==> flow/design.v <==
`timescale 1ns / 1ps
module WcaCicInterp
(
	input wire clock,
	input wire reset,
	input wire enable,
	input wire strobe_cic,
	input wire strobe_if,
	input wire [3:0] log2_rate,
	input  wire [15:0] data_in,
	output wire [15:0] data_out
);
reg [24+15:0] comb1;
reg [24+15:0] comb2;
reg [24+15:0] comb3;
reg [24+15:0] pipe1;
reg [24+15:0] pipe2;
reg [24+15:0] pipe3;
reg [24+15:0] integ1;  
reg [24+15:0] integ2;
reg [24+ 15:0] integ3;
always @(posedge clock)
	if(reset | ~enable)
		begin
			pipe1 <= 0;
			pipe2 <= 0;
			pipe3 <= 0;
			comb1 <= 0;
			comb2 <= 0;
			comb3 <= 0;	
		end
	else if (strobe_cic)
		begin
			comb1 <= data_in;
			pipe1 <= data_in - comb1;
			comb2 <= pipe1;
			pipe2 <= pipe1 - comb2;
			comb3 <= pipe2;
			pipe3 <= pipe2 - comb3;
		end
reg [15:0] data_store;
always @(posedge clock)
	if(reset | ~enable)
		begin
			integ1 <= 0;
			integ2 <= 0;
			integ3 <= 0;
		end
	else if (strobe_if)
		begin
			integ1 <= integ1 + pipe3; 
			integ2 <= integ2 + integ1; 
			integ3 <= integ3 + integ2; 
			case(log2_rate)
				4'h1:  data_store <= integ3[18:3];
				4'h2:  data_store <= integ3[21:6];
				4'h3:  data_store <= integ3[24:9];
				4'h4:  data_store <= integ3[27:12];
				4'h5:  data_store <= integ3[30:15];
				4'h6:  data_store <= integ3[33:18];
				4'h7:  data_store <= integ3[36:21];
				4'h8:  data_store <= integ3[39:24];
				default: data_store <= integ3[15:0];
			endcase
		end
assign data_out = data_store;
endmodule
`timescale 1 ns/100 ps
module WcaCordic12 (reset,ngreset,clock, strobeData, X0, Y0, A0, XN, YN, AN);
  parameter BIT_WIDTH   = 12;
  parameter ITERATIONS  = 12;
  parameter MODE        = 0;  
  input clock, reset, ngreset,strobeData;
  input signed  [BIT_WIDTH-1:0] X0, Y0, A0;
  output signed [BIT_WIDTH-1:0] XN, YN, AN;
  wire signed [BIT_WIDTH-1:0] x_w [ITERATIONS-1:1];
  wire signed [BIT_WIDTH-1:0] y_w [ITERATIONS-1:1];
  wire signed [BIT_WIDTH-1:0] a_w [ITERATIONS-1:1];
    localparam [143:0] arctanLUT = { 12'h0, 12'h1, 12'h1, 12'h3, 12'h5, 12'ha, 12'h14, 12'h29, 12'h51, 12'ha0, 12'h12e,  12'h200  };
    CordicCalc #(0,MODE,BIT_WIDTH) pcc_0(.reset(reset), .ngreset(ngreset), .clock(clock), .strobeData( strobeData),
               .X0(X0), .Y0(Y0), .A0(A0), .aRom(arctanLUT[BIT_WIDTH-1:0]),
               .XN(x_w[1]), .YN(y_w[1]), .AN(a_w[1])  );
    genvar i;
    generate for(i=1; i<ITERATIONS-1; i=i+1) begin: pcc_1
      CordicCalc #(i,MODE,BIT_WIDTH) pcc_1(.reset(reset), .ngreset(ngreset), .clock(clock), .strobeData( strobeData),
               .X0(x_w[i]), .Y0(y_w[i]), .A0(a_w[i]), .aRom(arctanLUT[(i+1)*BIT_WIDTH-1:i*BIT_WIDTH]),
               .XN(x_w[i+1]), .YN(y_w[i+1]), .AN(a_w[i+1])  );
    end
	endgenerate 
    CordicCalc #(ITERATIONS-1,MODE,BIT_WIDTH) pcc_2(.reset(reset),.ngreset(ngreset),.clock(clock), .strobeData( strobeData),
               .X0(x_w[ITERATIONS-1]), .Y0(y_w[ITERATIONS-1]), .A0(a_w[ITERATIONS-1]), 
               .aRom(arctanLUT[ITERATIONS*BIT_WIDTH-1:(ITERATIONS-1)*BIT_WIDTH]),
               .XN(XN), .YN(YN), .AN(AN)  );
endmodule
module CordicCalc(reset,ngreset,clock, strobeData, X0, Y0, A0, XN, YN, AN, aRom);
  parameter RSHIFT = 0;
  parameter MODE = 0;    
  parameter BIT_WIDTH = 12;
  input reset, ngreset, clock, strobeData;
  input  signed [BIT_WIDTH-1:0] X0, Y0, A0;
  input  signed [BIT_WIDTH-1:0] aRom;
  output signed [BIT_WIDTH-1:0] XN, YN, AN;
  wire d;
  reg signed [BIT_WIDTH-1:0] XN, YN, AN;
  assign d = (MODE==0)? A0[BIT_WIDTH-1] : ~Y0[BIT_WIDTH-1];  
  always @ (posedge clock) begin
      if(reset) begin
        AN <=  0;
        XN <=  0;
        YN <=  0;
      end
      else
        if (d & strobeData)    begin 
          AN <=  A0 + aRom; 
          XN <=  X0 + (Y0>>>RSHIFT);
          YN <=  Y0 - (X0>>>RSHIFT);
        end
        else if (strobeData)      begin 
          AN <=  A0 - aRom; 
          XN <=  X0 - (Y0>>>RSHIFT);
          YN <=  Y0 + (X0>>>RSHIFT);
        end       
  end   
endmodule
module WcaUpConverter
(
	input              	clock,
	input              	reset,
	input              	enable,
	input  	wire [7:0]  	cfg,				 
	input  	wire       		strobe_cic,   	 
	input  	wire [31:0] 	phase_cordic, 	 
	input		wire [3:0]  	log2_rate,
	input	  wire			strobe_if,
	input   wire	[31:0] iq_bb_in,
	output  reg		[23:0] iq_if_out
  );
  parameter MODE  =  4'hB; 		 
	wire  aclr = cfg[1];  
	wire [15:0] ihb_in = iq_bb_in[15:0];
	wire [15:0] qhb_in = iq_bb_in[31:16];
	wire [11:0] icor_in;
	wire [11:0] qcor_in;
	wire [23:0] cor_out;
	wire [15:0] icic_in;
	wire [15:0] qcic_in;
	wire hb_strobe_out;
	wire cic_strobe_out;
assign icic_in 		= ihb_in; 
assign qcic_in 		= qhb_in;
generate if( MODE & 3'h2)
  begin
  	wire [15:0] icic_out;
   wire [15:0] qcic_out;
   reg [15:0] icic_latch;
	reg [15:0] qcic_latch;
	WcaCicInterp cic_i (
	 .clock(clock), 
    .reset(reset | aclr), 
    .enable(enable), 
    .strobe_cic(strobe_cic), 
    .strobe_if(strobe_if), 
    .log2_rate(log2_rate), 
    .data_in(icic_in), 
    .data_out(icic_out)
    );
	WcaCicInterp cic_q (
    .clock(clock), 
    .reset(reset | aclr), 
    .enable(enable), 
    .strobe_cic(strobe_cic), 
    .strobe_if(strobe_if), 
    .log2_rate(log2_rate), 
    .data_in(qcic_in), 
    .data_out(qcic_out)
    );
	always @(posedge clock)
	begin
		if( strobe_if)
		 begin
			icic_latch<= icic_out;
			qcic_latch<= qcic_out;
		 end
	end	 
	wire bypassCic    	=  MODE[3] & cfg[3];
   assign icor_in 		= (bypassCic) ? icic_in[15:4] : icic_latch[15:4];
	assign qcor_in 		= (bypassCic) ? qcic_in[15:4] : qcic_latch[15:4] ;
	end
else 
 begin 
    assign icor_in 			= icic_in[15:4] ;
    assign qcor_in 			= qcic_in[15:4] ;
  end   
endgenerate
generate if( MODE & 3'h1)
  begin
  wire [11:0] icordicout_internal;
  wire [11:0] qcordicout_internal;
    reg [11:0] X0;
    reg [11:0] Y0;
    reg [11:0] A0;
    always @(posedge clock) 
     case({strobe_if, phase_cordic[31:30]})
       3'b101 :   
        begin            
            X0 <= -qcor_in;
            Y0 <= icor_in;
            A0 <= phase_cordic[31:20] - 12'h400;                    
        end
       3'b110 :  
        begin
            X0 <= qcor_in;
            Y0 <= -icor_in;
            A0 <= phase_cordic[31:20] + 12'h400;                    
        end
       3'b100:  
			begin
            X0 <= icor_in;
            Y0 <= qcor_in;
            A0 <= phase_cordic [31:20];
        end
       3'b111:  
			begin
            X0 <= icor_in;
            Y0 <= qcor_in;
            A0 <= phase_cordic [31:20];
        end
    endcase
    WcaCordic12  #(12,12,0) cordic
    ( 
       .ngreset(1'b1), .clock(clock),.reset(reset | aclr), .strobeData(strobe_if),
       .X0(X0), .Y0(Y0),.A0(A0),
       .XN(icordicout_internal), .YN(qcordicout_internal), .AN() 
    );	 
	wire bypassCordic    = MODE[3] & cfg[2];
	assign cor_out = (bypassCordic) ? {qcor_in, icor_in} : {qcordicout_internal, icordicout_internal};
  end
else  
  begin
    assign cor_out = {qcor_in, icor_in};
  end
endgenerate 
	always @(posedge clock)
	begin
		if( strobe_if)	iq_if_out <= cor_out;
	end
endmodule  
Wiki page: WcaUpConverter / tool data

### Step by step through the tools: WcaUpConverter

Each step is given for the RTL above and for the edited RTL.
Lines under "original" count in the file above, lines under "edited" in the edited file.
"difference" is "edited" less "original", of the values as shown.
Operators carry their Yosys type and port widths (W data, S select, Z words).
Not given: -

* top module: WcaUpConverter
* clock: clock
* library: sky130hd
* library corner: tt_025C_1v80

### The edit

The edit as a unified diff against the file above.
The edit is scripted: it alters the design's behaviour and was not made to optimise anything.

```diff
@@ -184,5 +184,5 @@
 	end	 
 	wire bypassCic    	=  MODE[3] & cfg[3];
-   assign icor_in 		= (bypassCic) ? icic_in[15:4] : icic_latch[15:4];
+   assign icor_in 		= icic_in[15:4];
 	assign qcor_in 		= (bypassCic) ? qcic_in[15:4] : qcic_latch[15:4] ;
 	end
```

### After elaboration

Source: Yosys, flattened and elaborated. Widths are those after wreduce. Registers that Yosys merges into a memory's read port (data or address) are not register bits. Print and check cells do not count. Equal cells are merged and count once.

Word-level totals
* register bits after elaboration: original 1216, edited 848, difference -368
* input port bits: original 81, edited 81, difference 0
* output and inout port bits: original 24, edited 24, difference 0
* word-level cells: original 267, edited 248, difference -19

Operators by class
* add/sub/neg operators: original 85, edited 79, difference -6
* equality and inequality tests: original 12, edited 12, difference 0
* multiplexer cells: original 78, edited 76, difference -2
* bitwise gates (word level): original 16, edited 16, difference 0
* reductions and logical operators: original 15, edited 15, difference 0

Operator list
* $add A40 B40 Y40: original 6, edited 3, difference -3
* $sub A40 B40 Y40: original 4, edited 2, difference -2
* $mux W12: original 72, edited 71, difference -1
* $pmux W16 S8: original 2, edited 1, difference -1
* $sub A16 B16 Y17: original 2, edited 1, difference -1

Operator kinds equal on both sides are left out: 59.

### Depth

Depth = most cells in a row (Yosys ltp): at word level without a register or memory, in the mapped netlist without a sequential cell, where the memories' decode and read muxes count.

Logic depth
* word-level depth: original 4, edited 4, difference 0
* ABC_AREA: original 0, edited 0
* depth in mapped cells: original 19, edited 17, difference -2
* gate-level depth less buffers: original 18, edited 17, difference -1

### Synthesis result

The flow's flattened synthesis, as Yosys stat reports it; memories are mapped. The netlist is that of the ABC_AREA named above (0 if unset); the other value can give another one.

Cell types
* sky130_fd_sc_hd__dfxtp_1: original 988, edited 698, difference -290
* sky130_fd_sc_hd__nand2_1: original 595, edited 375, difference -220
* sky130_fd_sc_hd__o21ai_0: original 555, edited 338, difference -217
* sky130_fd_sc_hd__ha_1: original 793, edited 602, difference -191
* sky130_fd_sc_hd__nor2_1: original 1240, edited 1050, difference -190
* sky130_fd_sc_hd__mux2i_1: original 527, edited 340, difference -187
* sky130_fd_sc_hd__a21oi_1: original 790, edited 643, difference -147
* sky130_fd_sc_hd__inv_1: original 534, edited 407, difference -127
* sky130_fd_sc_hd__a21o_1: original 297, edited 184, difference -113
* sky130_fd_sc_hd__xnor2_1: original 454, edited 362, difference -92
* sky130_fd_sc_hd__clkbuf_1: original 338, edited 250, difference -88
* sky130_fd_sc_hd__xor2_1: original 217, edited 159, difference -58
* sky130_fd_sc_hd__nand3_1: original 134, edited 77, difference -57
* sky130_fd_sc_hd__nand2b_1: original 75, edited 33, difference -42
* sky130_fd_sc_hd__nor2b_1: original 101, edited 66, difference -35
* sky130_fd_sc_hd__a211oi_1: original 126, edited 94, difference -32
* sky130_fd_sc_hd__a31oi_1: original 57, edited 29, difference -28
* sky130_fd_sc_hd__o21a_1: original 55, edited 27, difference -28

Cell types equal on both sides are left out: 7.
Not every row of either side is listed.

Mapped netlist
* standard cells after synthesis: original 9061, edited 6701, difference -2360
* mapped area (sq mm): original 0.0751083, edited 0.0551617, difference -0.0199466
* sequential area (sq mm): original 0.0230221, edited 0.0164958, difference -0.0065263
* flip-flop cells: original 1096, edited 782, difference -314
* buffers: original 390, edited 295, difference -95

By module: a second synthesis without flattening, with its own total; a netlist apart from the flattened one above.

Unflattened totals
* cells (unflattened synthesis): original 10017, edited 7575, difference -2442
* area (unflattened synthesis) (sq mm): original 0.0843534, edited 0.063631, difference -0.0207224

Each row is one instance without its submodules.

By module, original
* WcaCicInterp: times used 2, cells 2422, area 0.0203595 sq mm, sequential area 0.006286 sq mm
* WcaUpConverter: times used 1, cells 342, area 0.0042929 sq mm, sequential area 0.0025224 sq mm
* CordicCalc: times used 1, cells 461, area 0.0036823 sq mm, sequential area 0.0007007 sq mm
* CordicCalc: times used 1, cells 458, area 0.0036735 sq mm, sequential area 0.0007207 sq mm
* CordicCalc: times used 1, cells 418, area 0.0034308 sq mm, sequential area 0.0007207 sq mm
* CordicCalc: times used 1, cells 410, area 0.003362 sq mm, sequential area 0.0007207 sq mm
* CordicCalc: times used 1, cells 413, area 0.0033395 sq mm, sequential area 0.0007207 sq mm
* CordicCalc: times used 1, cells 406, area 0.0032469 sq mm, sequential area 0.0007207 sq mm
* CordicCalc: times used 1, cells 402, area 0.0032394 sq mm, sequential area 0.0007207 sq mm
* CordicCalc: times used 1, cells 387, area 0.0032381 sq mm, sequential area 0.0007207 sq mm
* CordicCalc: times used 1, cells 389, area 0.003133 sq mm, sequential area 0.0007207 sq mm
* CordicCalc: times used 1, cells 381, area 0.0031167 sq mm, sequential area 0.0007207 sq mm
* CordicCalc: times used 1, cells 367, area 0.0030704 sq mm, sequential area 0.0007207 sq mm
* CordicCalc: times used 1, cells 337, area 0.0028014 sq mm, sequential area 0.0007207 sq mm
* WcaCordic12: times used 1, cells 2, area 0.0000075 sq mm, sequential area 0 sq mm

By module, edited
* WcaCicInterp: times used 1, cells 2422, area 0.0203595 sq mm, sequential area 0.006286 sq mm
* WcaUpConverter: times used 1, cells 322, area 0.0038912 sq mm, sequential area 0.0021621 sq mm
* CordicCalc: times used 1, cells 461, area 0.0036823 sq mm, sequential area 0.0007007 sq mm
* CordicCalc: times used 1, cells 458, area 0.0036735 sq mm, sequential area 0.0007207 sq mm
* CordicCalc: times used 1, cells 418, area 0.0034308 sq mm, sequential area 0.0007207 sq mm
* CordicCalc: times used 1, cells 410, area 0.0034008 sq mm, sequential area 0.0007207 sq mm
* CordicCalc: times used 1, cells 413, area 0.0033395 sq mm, sequential area 0.0007207 sq mm
* CordicCalc: times used 1, cells 406, area 0.0032469 sq mm, sequential area 0.0007207 sq mm
* CordicCalc: times used 1, cells 402, area 0.0032394 sq mm, sequential area 0.0007207 sq mm
* CordicCalc: times used 1, cells 387, area 0.0032381 sq mm, sequential area 0.0007207 sq mm
* CordicCalc: times used 1, cells 389, area 0.003133 sq mm, sequential area 0.0007207 sq mm
* CordicCalc: times used 1, cells 381, area 0.0031167 sq mm, sequential area 0.0007207 sq mm
* CordicCalc: times used 1, cells 367, area 0.0030704 sq mm, sequential area 0.0007207 sq mm
* CordicCalc: times used 1, cells 337, area 0.0028014 sq mm, sequential area 0.0007207 sq mm
* WcaCordic12: times used 1, cells 2, area 0.0000075 sq mm, sequential area 0 sq mm

### Path before layout

Path of least setup slack by OpenSTA after synthesis, without wires, with an ideal clock, recovery checks aside; 20% of the period is set as input and as output delay. Where synthesis merged equal registers, the netlist keeps one of their names.

Timing post-synthesis
* kind: original input port to flip-flop, edited input port to flip-flop
* start point: original in strobe_if, edited in strobe_if
* end point: original reg genblk2.cordic.pcc_1[10].pcc_1.XN[11], edited reg genblk2.cordic.pcc_1[10].pcc_1.YN[10]
* period (ns): original 8.0, edited 8.0, difference 0.0
* external input delay (ns): original 1.600, edited 1.600, difference 0.000
* setup time (ns): original 0.128, edited 0.128, difference 0.000
* launch time at the first pin (ns): original 1.600, edited 1.600, difference 0.000
* arrival time (ns): original 5.154, edited 4.847, difference -0.307
* data required time (ns): original 7.872, edited 7.872, difference 0.000
* path slack (ns): original 2.719, edited 3.025, difference +0.306
* delay of the path (ns): original 3.682, edited 3.375, difference -0.307
* stages on the path: original 15, edited 15, difference 0
* buffers on the path: original 2, edited 2, difference 0
* period reached after synthesis (ns): original 5.281, edited 4.975, difference -0.306

"delay of the path" = arrival - input delay + setup time.
"stages on the path": output pins that drive a net of the path, with the launching flip-flop's if there is one; two outputs of one cell count as two.
"period reached after synthesis" = period - worst setup slack (recovery checks aside). The figure is calculated, with input and output delays left at 20% of the set period.
Between the ends stands the longest chain of elaborated cells between them, by number of cells; it is not shown to be the way that was timed. Of several equally long chains one is given.
Each line given opens the expression or statement behind the cell; cells for indexed reads and writes are added by Yosys, which also makes memories of some case tables.
A register here has more assigning lines than the two given.

Between the ends, post-synthesis, original:
* cells stage by stage: sky130_fd_sc_hd__clkbuf_1 sky130_fd_sc_hd__clkbuf_1 sky130_fd_sc_hd__nand2_1 sky130_fd_sc_hd__o21ai_0 sky130_fd_sc_hd__ha_1 sky130_fd_sc_hd__a21oi_1 sky130_fd_sc_hd__o21bai_1 sky130_fd_sc_hd__a21oi_1 sky130_fd_sc_hd__o21bai_1 sky130_fd_sc_hd__a21oi_1 sky130_fd_sc_hd__o21ai_0 sky130_fd_sc_hd__o41ai_1 sky130_fd_sc_hd__xnor3_1 sky130_fd_sc_hd__mux2i_1 sky130_fd_sc_hd__nor2_1
* cells in the longest elaborated chain: 2
* elaborated cells on any way between the ends: 4
* source lines of those cells: 2
* those cells by class: mux (2); logic (1); reduce/logical (1)

Ends and longest elaborated chain, post-synthesis, original
* start, declared: RTL line 134 `input wire strobe_if,`
* $mux W12: RTL line 118 `else if (strobeData)      begin`
* $mux W12: RTL line 113 `if (d & strobeData)    begin`
* end, assigned: RTL line 115 `XN <=  X0 + (Y0>>>RSHIFT);`
* end, assigned: RTL line 120 `XN <=  X0 - (Y0>>>RSHIFT);`
* end, declared: RTL line 102 `output signed [BIT_WIDTH-1:0] XN, YN, AN;`

Between the ends, post-synthesis, edited:
* cells stage by stage: sky130_fd_sc_hd__clkbuf_1 sky130_fd_sc_hd__clkbuf_1 sky130_fd_sc_hd__nand2_1 sky130_fd_sc_hd__mux2i_1 sky130_fd_sc_hd__ha_1 sky130_fd_sc_hd__a21o_1 sky130_fd_sc_hd__a21oi_1 sky130_fd_sc_hd__o21ai_0 sky130_fd_sc_hd__a21oi_1 sky130_fd_sc_hd__o21bai_1 sky130_fd_sc_hd__a21oi_1 sky130_fd_sc_hd__o21bai_1 sky130_fd_sc_hd__a21oi_1 sky130_fd_sc_hd__xor2_1 sky130_fd_sc_hd__o21ai_0
* cells in the longest elaborated chain: 2
* elaborated cells on any way between the ends: 4
* source lines of those cells: 2
* those cells by class: mux (2); logic (1); reduce/logical (1)

Ends and longest elaborated chain, post-synthesis, edited
* start, declared: RTL line 134 `input wire strobe_if,`
* $mux W12: RTL line 118 `else if (strobeData)      begin`
* $mux W12: RTL line 113 `if (d & strobeData)    begin`
* end, assigned: RTL line 116 `YN <=  Y0 - (X0>>>RSHIFT);`
* end, assigned: RTL line 121 `YN <=  Y0 + (X0>>>RSHIFT);`
* end, declared: RTL line 102 `output signed [BIT_WIDTH-1:0] XN, YN, AN;`

### Worst path after layout

From the final timing report of the runs of pair 1: the path of least setup slack in the routed layout; clock arrival at registers is part of the times.

Timing post-layout
* kind: original input port to flip-flop, edited input port to flip-flop
* start point: original in strobe_if, edited in strobe_if
* end point: original reg genblk2.cordic.pcc_1[10].pcc_1.XN[11], edited reg genblk2.cordic.pcc_1[9].pcc_1.XN[11]
* period (ns): original 5.3, edited 5.3, difference 0.0
* external input delay (ns): original 1.06, edited 1.06, difference 0.00
* setup time (ns): original 0.14, edited 0.13, difference -0.01
* launch time at the first pin (ns): original 1.06, edited 1.06, difference 0.00
* arrival time (ns): original 4.80, edited 4.68, difference -0.12
* data required time (ns): original 5.94, edited 5.87, difference -0.07
* path slack (ns): original 1.14, edited 1.19, difference +0.05
* stages on the path: original 14, edited 14, difference 0
* buffers on the path: original 1, edited 2, difference +1

Between the ends stands the longest chain of elaborated cells between them, by number of cells; it is not shown to be the way that was timed. Of several equally long chains one is given.
A register here has more assigning lines than the two given.

Between the ends, post-layout, original:
* cells stage by stage: sky130_fd_sc_hd__buf_8 sky130_fd_sc_hd__nand2_1 sky130_fd_sc_hd__o21ai_0 sky130_fd_sc_hd__ha_1 sky130_fd_sc_hd__a21oi_1 sky130_fd_sc_hd__o21bai_1 sky130_fd_sc_hd__a21oi_1 sky130_fd_sc_hd__o21bai_1 sky130_fd_sc_hd__a21oi_1 sky130_fd_sc_hd__o21ai_0 sky130_fd_sc_hd__o41ai_1 sky130_fd_sc_hd__xnor3_1 sky130_fd_sc_hd__mux2i_1 sky130_fd_sc_hd__nor2_1
* cells in the longest elaborated chain: 2
* elaborated cells on any way between the ends: 4
* source lines of those cells: 2
* those cells by class: mux (2); logic (1); reduce/logical (1)

Ends and longest elaborated chain, post-layout, original
* start, declared: RTL line 134 `input wire strobe_if,`
* $mux W12: RTL line 118 `else if (strobeData)      begin`
* $mux W12: RTL line 113 `if (d & strobeData)    begin`
* end, assigned: RTL line 115 `XN <=  X0 + (Y0>>>RSHIFT);`
* end, assigned: RTL line 120 `XN <=  X0 - (Y0>>>RSHIFT);`
* end, declared: RTL line 102 `output signed [BIT_WIDTH-1:0] XN, YN, AN;`

Between the ends, post-layout, edited:
* cells stage by stage: sky130_fd_sc_hd__buf_8 sky130_fd_sc_hd__buf_4 sky130_fd_sc_hd__nand2_1 sky130_fd_sc_hd__o21ai_0 sky130_fd_sc_hd__ha_1 sky130_fd_sc_hd__a21o_1 sky130_fd_sc_hd__a21oi_1 sky130_fd_sc_hd__o21bai_1 sky130_fd_sc_hd__a21oi_1 sky130_fd_sc_hd__nor2b_1 sky130_fd_sc_hd__o21a_1 sky130_fd_sc_hd__o31a_1 sky130_fd_sc_hd__o41ai_1 sky130_fd_sc_hd__o211ai_1
* cells in the longest elaborated chain: 2
* elaborated cells on any way between the ends: 4
* source lines of those cells: 2
* those cells by class: mux (2); logic (1); reduce/logical (1)

Ends and longest elaborated chain, post-layout, edited
* start, declared: RTL line 134 `input wire strobe_if,`
* $mux W12: RTL line 118 `else if (strobeData)      begin`
* $mux W12: RTL line 113 `if (d & strobeData)    begin`
* end, assigned: RTL line 115 `XN <=  X0 + (Y0>>>RSHIFT);`
* end, assigned: RTL line 120 `XN <=  X0 - (Y0>>>RSHIFT);`
* end, declared: RTL line 102 `output signed [BIT_WIDTH-1:0] XN, YN, AN;`

### Measured runs

Runs of the flow (Yosys, OpenROAD) on both versions; the two runs of a pair have the same settings. The constraints put input and output delay at 20% of the set period each and load the outputs with 0.01 pF.

Flow settings, pair 1:
* CORE_UTILIZATION: 40
* period_ns: 5.3
* CAP_MARGIN: 20
* CORE_MARGIN: 2
* SLEW_MARGIN: 20

Measured results, pair 1
* post-synthesis cell area (sq mm): original 0.0751083, edited 0.0551617, difference -0.0199466
* die footprint (sq mm): original 0.191253, edited 0.140891, difference -0.050362
* standard-cell area after routing (sq mm): original 0.0830409, edited 0.0607733, difference -0.0222676
* post-route utilization (%): original 44.4, edited 44.3, difference -0.1
* worst slack on setup checks (ns): original 1.138, edited 1.194, difference +0.056
* total negative setup slack (ns): original 0.000, edited 0.000, difference 0.000
* worst hold slack in the final report (ns): original 0.418, edited 0.416, difference -0.002
* overall power (uW): original 30997, edited 25606, difference -5391
* period reached (ns): original 4.162, edited 4.106, difference -0.056

Flow settings, pair 2:
* CORE_UTILIZATION: 51
* CTS_CLUSTER_DIAMETER: 382
* CTS_CLUSTER_SIZE: 86
* GPL_ROUTABILITY_DRIVEN: 0
* HOLD_SLACK_MARGIN: 0.18
* MAX_ROUTING_LAYER: met4
* MIN_ROUTING_LAYER: met1
* PLACE_DENSITY_LB_ADDON: 0.1
* period_ns: 9.39
* CAP_MARGIN: 20
* CORE_MARGIN: 2
* SLEW_MARGIN: 20

Measured results, pair 2
* post-synthesis cell area (sq mm): original 0.0751083, edited 0.0551617, difference -0.0199466
* die footprint (sq mm): original 0.150358, edited 0.110806, difference -0.039552
* standard-cell area after routing (sq mm): original 0.0778121, edited 0.0572236, difference -0.0205885
* post-route utilization (%): original 53.3, edited 53.4, difference +0.1
* worst slack on setup checks (ns): original 3.872, edited 3.727, difference -0.145
* total negative setup slack (ns): original 0.000, edited 0.000, difference 0.000
* worst hold slack in the final report (ns): original 0.460, edited 0.241, difference -0.219
* overall power (uW): original 13912, edited 11887, difference -2025
* period reached (ns): original 5.518, edited 5.663, difference +0.145

"period reached" = clock period - worst setup slack. The figure is calculated, with input and output delays left at 20% of the set period.
"overall power" is the tool's figure for a default switching activity; nothing was simulated.
